==> flow/design.v <==
module mult32x32_fsm (
    input logic clk,               
    input logic reset,             
    input logic start,             
    output logic busy,             
    output logic [1:0] a_sel,      
    output logic b_sel,            
    output logic [2:0] shift_sel,  
    output logic upd_prod,         
    output logic clr_prod          
);
	typedef enum { idle, handle1, handle2, handle3, handle4, handle5, handle6, handle7, handle8} sm_type;
	sm_type current_state;
	sm_type next_state;
	always_ff @(posedge clk, posedge reset) begin
		if (reset== 1'b1) begin
			current_state <=idle;
		end
		else begin
			current_state <= next_state;
		end
	end
	always_comb begin
		next_state= current_state;
		busy=1'b1;
		upd_prod= 1'b1;
		clr_prod= 1'b0;
		a_sel= 2'b0;
		b_sel= 1'b0;
		shift_sel= 3'b0;
		case(current_state)
			idle: begin
				if(start== 1'b0) begin
					next_state=idle;
					busy=1'b0;
					upd_prod=1'b0;
				end
				else begin
					next_state=handle1;
					busy=1'b0;
					upd_prod=1'b0;
					clr_prod=1'b1;
				end
			end
			handle1: begin
				next_state= handle2;
				a_sel=2'b0;
				b_sel=1'b0;
				shift_sel=3'b0;
			end
			handle2: begin
				next_state= handle3;
				a_sel=2'b01;
				b_sel=1'b0;
				shift_sel=3'b001;
			end
			handle3: begin
				next_state= handle4;
				a_sel=2'b10;
				b_sel=1'b0;
				shift_sel=3'b010;
			end
			handle4: begin
				next_state= handle5;
				a_sel=2'b11;
				b_sel=1'b0;
				shift_sel=3'b011;
			end
			handle5: begin
				next_state= handle6;
				a_sel=2'b0;
				b_sel=1'b1;
				shift_sel=3'b010;
			end
			handle6: begin
				next_state= handle7;
				a_sel=2'b01;
				b_sel=1'b1;
				shift_sel=3'b011;
			end
			handle7: begin
				next_state= handle8;
				a_sel=2'b10;
				b_sel=1'b1;
				shift_sel=3'b100;
			end
			handle8: begin
				next_state= idle;
				a_sel=2'b11;
				b_sel=1'b1;
				shift_sel=3'b101;
			end
		endcase
	end
endmodule
module mult32x32_arith (
    input logic clk,              
    input logic reset,            
    input logic [31:0] a,         
    input logic [31:0] b,         
    input logic [1:0] a_sel,      
    input logic b_sel,            
    input logic [2:0] shift_sel,  
    input logic upd_prod,         
    input logic clr_prod,         
    output logic [63:0] product   
);
logic [15:0] out16;
logic [7:0] out8;
always_comb begin
	case(a_sel)
		2'b00: out8 = a[7:0];
		2'b01: out8 = a[15:8];
		2'b10: out8 = a[23:16];
		2'b11: out8 = a[31:24];
	endcase
end
always_comb begin
	case(b_sel)
		1'b0: out16 = b[15:0];
		1'b1: out16 = b[31:16];
	endcase
end
logic [23:0] mult;
always_comb begin
	mult = out16 * out8;
end
logic [63:0] shifted;
always_comb begin
	shifted = 64'b0;
	case(shift_sel)
		3'b000: shifted = mult;
		3'b001: shifted = mult << 8; 
		3'b010: shifted = mult << 16;
		3'b011: shifted = mult << 24;
		3'b100: shifted = mult << 32;
		3'b101: shifted = mult << 40;
	endcase
end
always_ff @(posedge clk, posedge reset) begin
	if(reset == 1'b1) begin 
		product <= 64'b0;
	end
	else begin
		if(clr_prod == 1'b1) begin
			product <= 64'b0;
		end
		else if (upd_prod == 1'b1) begin
			product <= product + shifted;
		end
	end
end
endmodule
module mult32x32 (
    input logic clk,             
    input logic reset,           
    input logic start,           
    input logic [31:0] a,        
    input logic [31:0] b,        
    output logic busy,           
    output logic [63:0] product  
);
logic [1:0] a_sel;
logic b_sel;
logic [2:0] shift_sel;
logic upd_prod;
logic clr_prod;
mult32x32_fsm fsm(
	.clk(clk),
	.reset(reset),
	.start(start),
	.busy(busy),
	.a_sel(a_sel),
	.b_sel(b_sel),
	.shift_sel(shift_sel),
	.upd_prod(upd_prod),
	.clr_prod(clr_prod)
);
mult32x32_arith arith(
	.clk(clk),
	.reset(reset),
	.a(a),
	.b(b),
	.a_sel(a_sel),
	.b_sel(b_sel),
	.shift_sel(shift_sel),
	.upd_prod(upd_prod),
	.clr_prod(clr_prod),
	.product(product)
);
endmodule
## Tool chain data of mult32x32

What the tools print for mult32x32, step after step.
Line numbers count from 1 in the design file above.
Operators: Yosys type, input widths -> output width; for muxes data width and select width s.
Cell names lack the library's common part.
Not given: -

| design | value |
|---|---|
| design top | mult32x32 |
| clock input | clk |
| cell library | sky130hd |
| corner | tt_025C_1v80 |

## After elaboration

Counts by Yosys on the flattened word-level netlist (proc, flatten, opt, wreduce; memories kept). Register bits leave out memories and registers merged into their read ports (data or address). Print and check cells are left out.

| storage and ports | value |
|---|---|
| output and inout bits | 65 |
| bits in registers | 96 |
| bits of input ports | 67 |
| elaborated cells | 45 |

| cells by class | value |
|---|---|
| multipliers | 1 |
| reductions and logical operators | 11 |
| bitwise gates (word level) | 1 |
| muxes and demuxes | 13 |
| add/sub/neg operators | 1 |
| eq/ne operators | 16 |

Operator list:

| operator | count |
|---|---|
| $pmux 64 s6 | 1 |
| $pmux 32 s9 | 1 |
| $mul 16x8->24 | 1 |
| $eq 32x3->1 const B | 4 |
| $mux 64 | 2 |
| $eq 32x2->1 const B | 2 |
| $add 64x64->64 | 1 |
| $eq 32x1->1 const B | 1 |
| $eq 32x4->1 const B | 1 |
| $logic_not 32->1 | 1 |
| $pmux 16 s2 | 1 |
| $pmux 8 s4 | 1 |
| $pmux 3 s5 | 1 |
| $reduce_or 2->1 | 5 |
| $reduce_bool 9->1 | 1 |
| $eq 3x2->1 const B | 2 |
| $eq 3x3->1 const B | 2 |
| $pmux 2 s3 | 1 |
| $mux 1 | 5 |
| $eq 2x2->1 const B | 2 |
| $reduce_or 4->1 | 1 |
| $eq 3x1->1 const B | 1 |
| $logic_not 3->1 | 1 |
| $eq 2x1->1 const B | 1 |
| $logic_not 2->1 | 1 |
| $reduce_bool 2->1 | 1 |
| $not 1->1 | 1 |

## Logic depth

Longest topological path by Yosys (ltp), each cell counted once; first at word level (registers and memories cut), then after technology mapping (sequential cells cut; the memories' decode and read muxes count).

| depth | value |
|---|---|
| word-level depth | 10 |
| ABC_AREA | 0 |
| depth in mapped cells | 39 |
| gate-level depth less buffers | 35 |

## Synthesis result

The flow's flattened synthesis, as Yosys stat reports it; memories are mapped. The netlist is that of the ABC_AREA named above (0 if unset); the other value can give another one.

Cells by type:

| cell type | count | area in all (µm²) |
|---|---|---|
| dfrtp_1 | 72 | 1.8E+03 |
| fa_1 | 85 | 1.7E+03 |
| ha_1 | 107 | 1.34E+03 |
| nor2_1 | 195 | 731.952 |
| nand2_1 | 153 | 574.301 |
| o21ai_0 | 105 | 525.504 |
| inv_1 | 128 | 480.461 |
| a21oi_1 | 86 | 430.413 |
| a21o_1 | 53 | 397.882 |
| xnor2_1 | 41 | 359.094 |
| xor2_1 | 30 | 262.752 |
| clkbuf_1 | 52 | 195.187 |
| mux2i_1 | 18 | 180.173 |
| nand3b_1 | 21 | 157.651 |
| o22ai_1 | 25 | 156.4 |
| o21bai_1 | 20 | 150.144 |
| nand4_1 | 21 | 131.376 |
| or2_2 | 21 | 131.376 |

Other cell types: 58; their cells: 257.

| mapped netlist | value |
|---|---|
| synthesis area | 11,561.1 µm² |
| buffer cells | 65 |
| flip-flop cells | 73 |
| standard cells after synthesis | 1,490 |
| area of sequential cells | 1,828.0 µm² |

By module: a second synthesis without flattening, with its own total; a netlist apart from the flattened one above.

| unflattened totals | value |
|---|---|
| cell total of the unflattened synthesis | 1,469 |
| area (unflattened synthesis) | 11,788.8 µm² |

Rows give one instance, submodules left out.

By module:

| module | sequential area (µm²) | area (µm²) | times used | cells |
|---|---|---|---|---|
| mult32x32_arith | 1,601.5 | 11,489.8 | 1 | 1,449 |
| mult32x32_fsm | 226.5 | 299.0 | 1 | 20 |
| mult32x32 | 0.0 | 0.0 | 1 | 0 |

## Path before layout

Path of least setup slack by OpenSTA after synthesis, without wires, with an ideal clock, recovery checks aside; 20% of the period is set as input and as output delay. Where synthesis merged equal registers, the netlist keeps one of their names.

| timing path after synthesis | value |
|---|---|
| path kind | input to register |
| start | input a[23] |
| end | register (no name shown) |
| input delay | 2.400 ns |
| launch time at the first pin | 2.400 ns |
| clock period | 12.0 ns |
| setup time | 0.122 ns |
| arrival time | 9.518 ns |
| delay of the path | 7.240 ns |
| setup slack | 2.361 ns |
| required time | 11.878 ns |
| buffers on the path | 2 |
| driving pins on the path | 30 |
| synthesis period reached | 9.639 ns |

"delay of the path" = arrival - input delay + setup time.
"driving pins on the path": output pins that drive a net of the path, with the launching flip-flop's if there is one; two outputs of one cell count as two.
"synthesis period reached" = period - worst setup slack (recovery checks aside). The figure is calculated, with input and output delays left at 20% of the set period.
The rows between start and end are the longest chain of elaborated cells between them; the timing report does not say that the signal goes this way. Where chains are equally long, one stands for them.
A line is the first line of the expression or statement that the cell stems from. Yosys adds cells for indexed reads and writes and turns some case tables into memories.

| between the ends, after synthesis | value |
|---|---|
| cell sequence | nand2_1 nand2_1 o21ai_1 clkbuf_1 nor2_1 fa_1 fa_1 fa_1 inv_1 fa_1 inv_1 ha_1 o21a_1 o21ai_0 nor3b_2 nor4_1 o31ai_1 nor4_1 a211oi_1 o2bb2a_1 o22ai_1 ha_1 clkbuf_1 nand4_1 or3_1 a211o_1 a211oi_2 o21ai_1 a21o_1 a32o_1 |
| length of the longest elaborated chain | 6 |
| elaborated cells between the ends (all ways) | 6 |
| source lines of those cells | 6 |
| those cells by class | 1 x add/sub; 1 x mul; 4 x mux |

Ends and longest elaborated chain, after synthesis:

| element | line | RTL |
|---|---|---|
| start: declaration | 158 | `input logic [31:0] a,` |
| $pmux 8 s4 | 111 | `case(a_sel)` |
| $mul 16x8->24 | 126 | `mult = out16 * out8;` |
| $pmux 64 s6 | 131 | `case(shift_sel)` |
| $add 64x64->64 | 149 |  |
| $mux 64 | 148 | `else if (upd_prod == 1'b1) begin` |
| $mux 64 | 145 | `if(clr_prod == 1'b1) begin` |
| end: assignment | 146 |  |
| end: assignment | 149 |  |
| end: declaration | 106 |  |

## Path in the finished layout

Path of least setup slack in the final report of entry A (OpenROAD, finished layout, wires in). Where an end is a register, its clock arrival counts in the times.

| timing path post-layout | value |
|---|---|
| path kind | input to register |
| start | input a[4] |
| end | register (no name shown) |
| setup slack | -2.26 ns |
| clock period | 6.16 ns |
| required time | 6.36 ns |
| input delay | 1.23 ns |
| driving pins on the path | 34 |
| setup time | 0.15 ns |
| launch time at the first pin | 1.23 ns |
| buffers on the path | 4 |
| arrival time | 8.62 ns |

The rows between start and end are the longest chain of elaborated cells between them; the timing report does not say that the signal goes this way. Where chains are equally long, one stands for them.

| between the ends, post-layout | value |
|---|---|
| cell sequence | dlygate4sd2_1 nand2_4 nand3_2 o21ai_4 or2_4 fa_1 fa_1 inv_1 fa_1 inv_2 fa_1 inv_2 ha_4 buf_6 o21a_1 o21ai_2 nor3b_4 nor4_4 o31ai_4 buf_4 a211oi_4 o221ai_2 buf_6 ha_4 a21o_1 o21bai_4 a21o_1 a221oi_2 o31a_1 o21ai_4 a21o_4 a31oi_4 nor2b_4 o31ai_2 |
| length of the longest elaborated chain | 6 |
| elaborated cells between the ends (all ways) | 6 |
| source lines of those cells | 6 |
| those cells by class | 1 x add/sub; 1 x mul; 4 x mux |

Ends and longest elaborated chain, post-layout:

| element | line | RTL |
|---|---|---|
| start: declaration | 158 | `input logic [31:0] a,` |
| $pmux 8 s4 | 111 | `case(a_sel)` |
| $mul 16x8->24 | 126 | `mult = out16 * out8;` |
| $pmux 64 s6 | 131 | `case(shift_sel)` |
| $add 64x64->64 | 149 |  |
| $mux 64 | 148 | `else if (upd_prod == 1'b1) begin` |
| $mux 64 | 145 | `if(clr_prod == 1'b1) begin` |
| end: assignment | 146 |  |
| end: assignment | 149 |  |
| end: declaration | 106 |  |

Memo
Re: implementation data of mult32x32

Stored flow runs of mult32x32 (2 of them; Yosys, OpenROAD, sky130hd). They differ in their settings and are not a sequence. Constraints: input delay and output delay 20% of the set period each, output load 0.01 pF.
"achieved period": clock period set for the run, less the worst setup slack. It is reckoned from that one timing run; input and output delays stay at 20% of the period that was set.

#### Entry A

| setting | value |
|---|---|
| ABC_AREA | `0` |
| CAP_MARGIN | `35` |
| CELL_PAD_IN_SITES_GLOBAL_PLACEMENT | `1` |
| CORE_ASPECT_RATIO | `1.13` |
| CORE_MARGIN | `9` |
| CORE_UTILIZATION | `48` |
| CTS_CLUSTER_DIAMETER | `280` |
| CTS_CLUSTER_SIZE | `15` |
| GPL_TIMING_DRIVEN | `1` |
| MAX_ROUTING_LAYER | `met5` |
| PLACE_DENSITY | `0.74` |
| SLEW_MARGIN | `30` |
| TNS_END_PERCENT | `90` |
| period_ns | `6.16` |

| result | value |
|---|---|
| worst setup slack after layout | -2.257 ns |
| final setup TNS | -98.254 ns |
| standard-cell area after routing | 19,500.0 µm² |
| netlist area reported by Yosys | 11,561.1 µm² |
| worst hold slack in the final report | 0.366 ns |
| die outline area | 30,007.0 µm² |
| achieved period | 8.417 ns |

#### Entry B

| setting | value |
|---|---|
| CORE_ASPECT_RATIO | `1.7` |
| CORE_UTILIZATION | `60` |
| MAX_ROUTING_LAYER | `met4` |
| MIN_ROUTING_LAYER | `met2` |
| PLACE_DENSITY_LB_ADDON | `0.25` |
| period_ns | `6.54` |
| CAP_MARGIN | `20` |
| CORE_MARGIN | `2` |
| SLEW_MARGIN | `20` |

Incomplete, routing halted on GRT-0116.
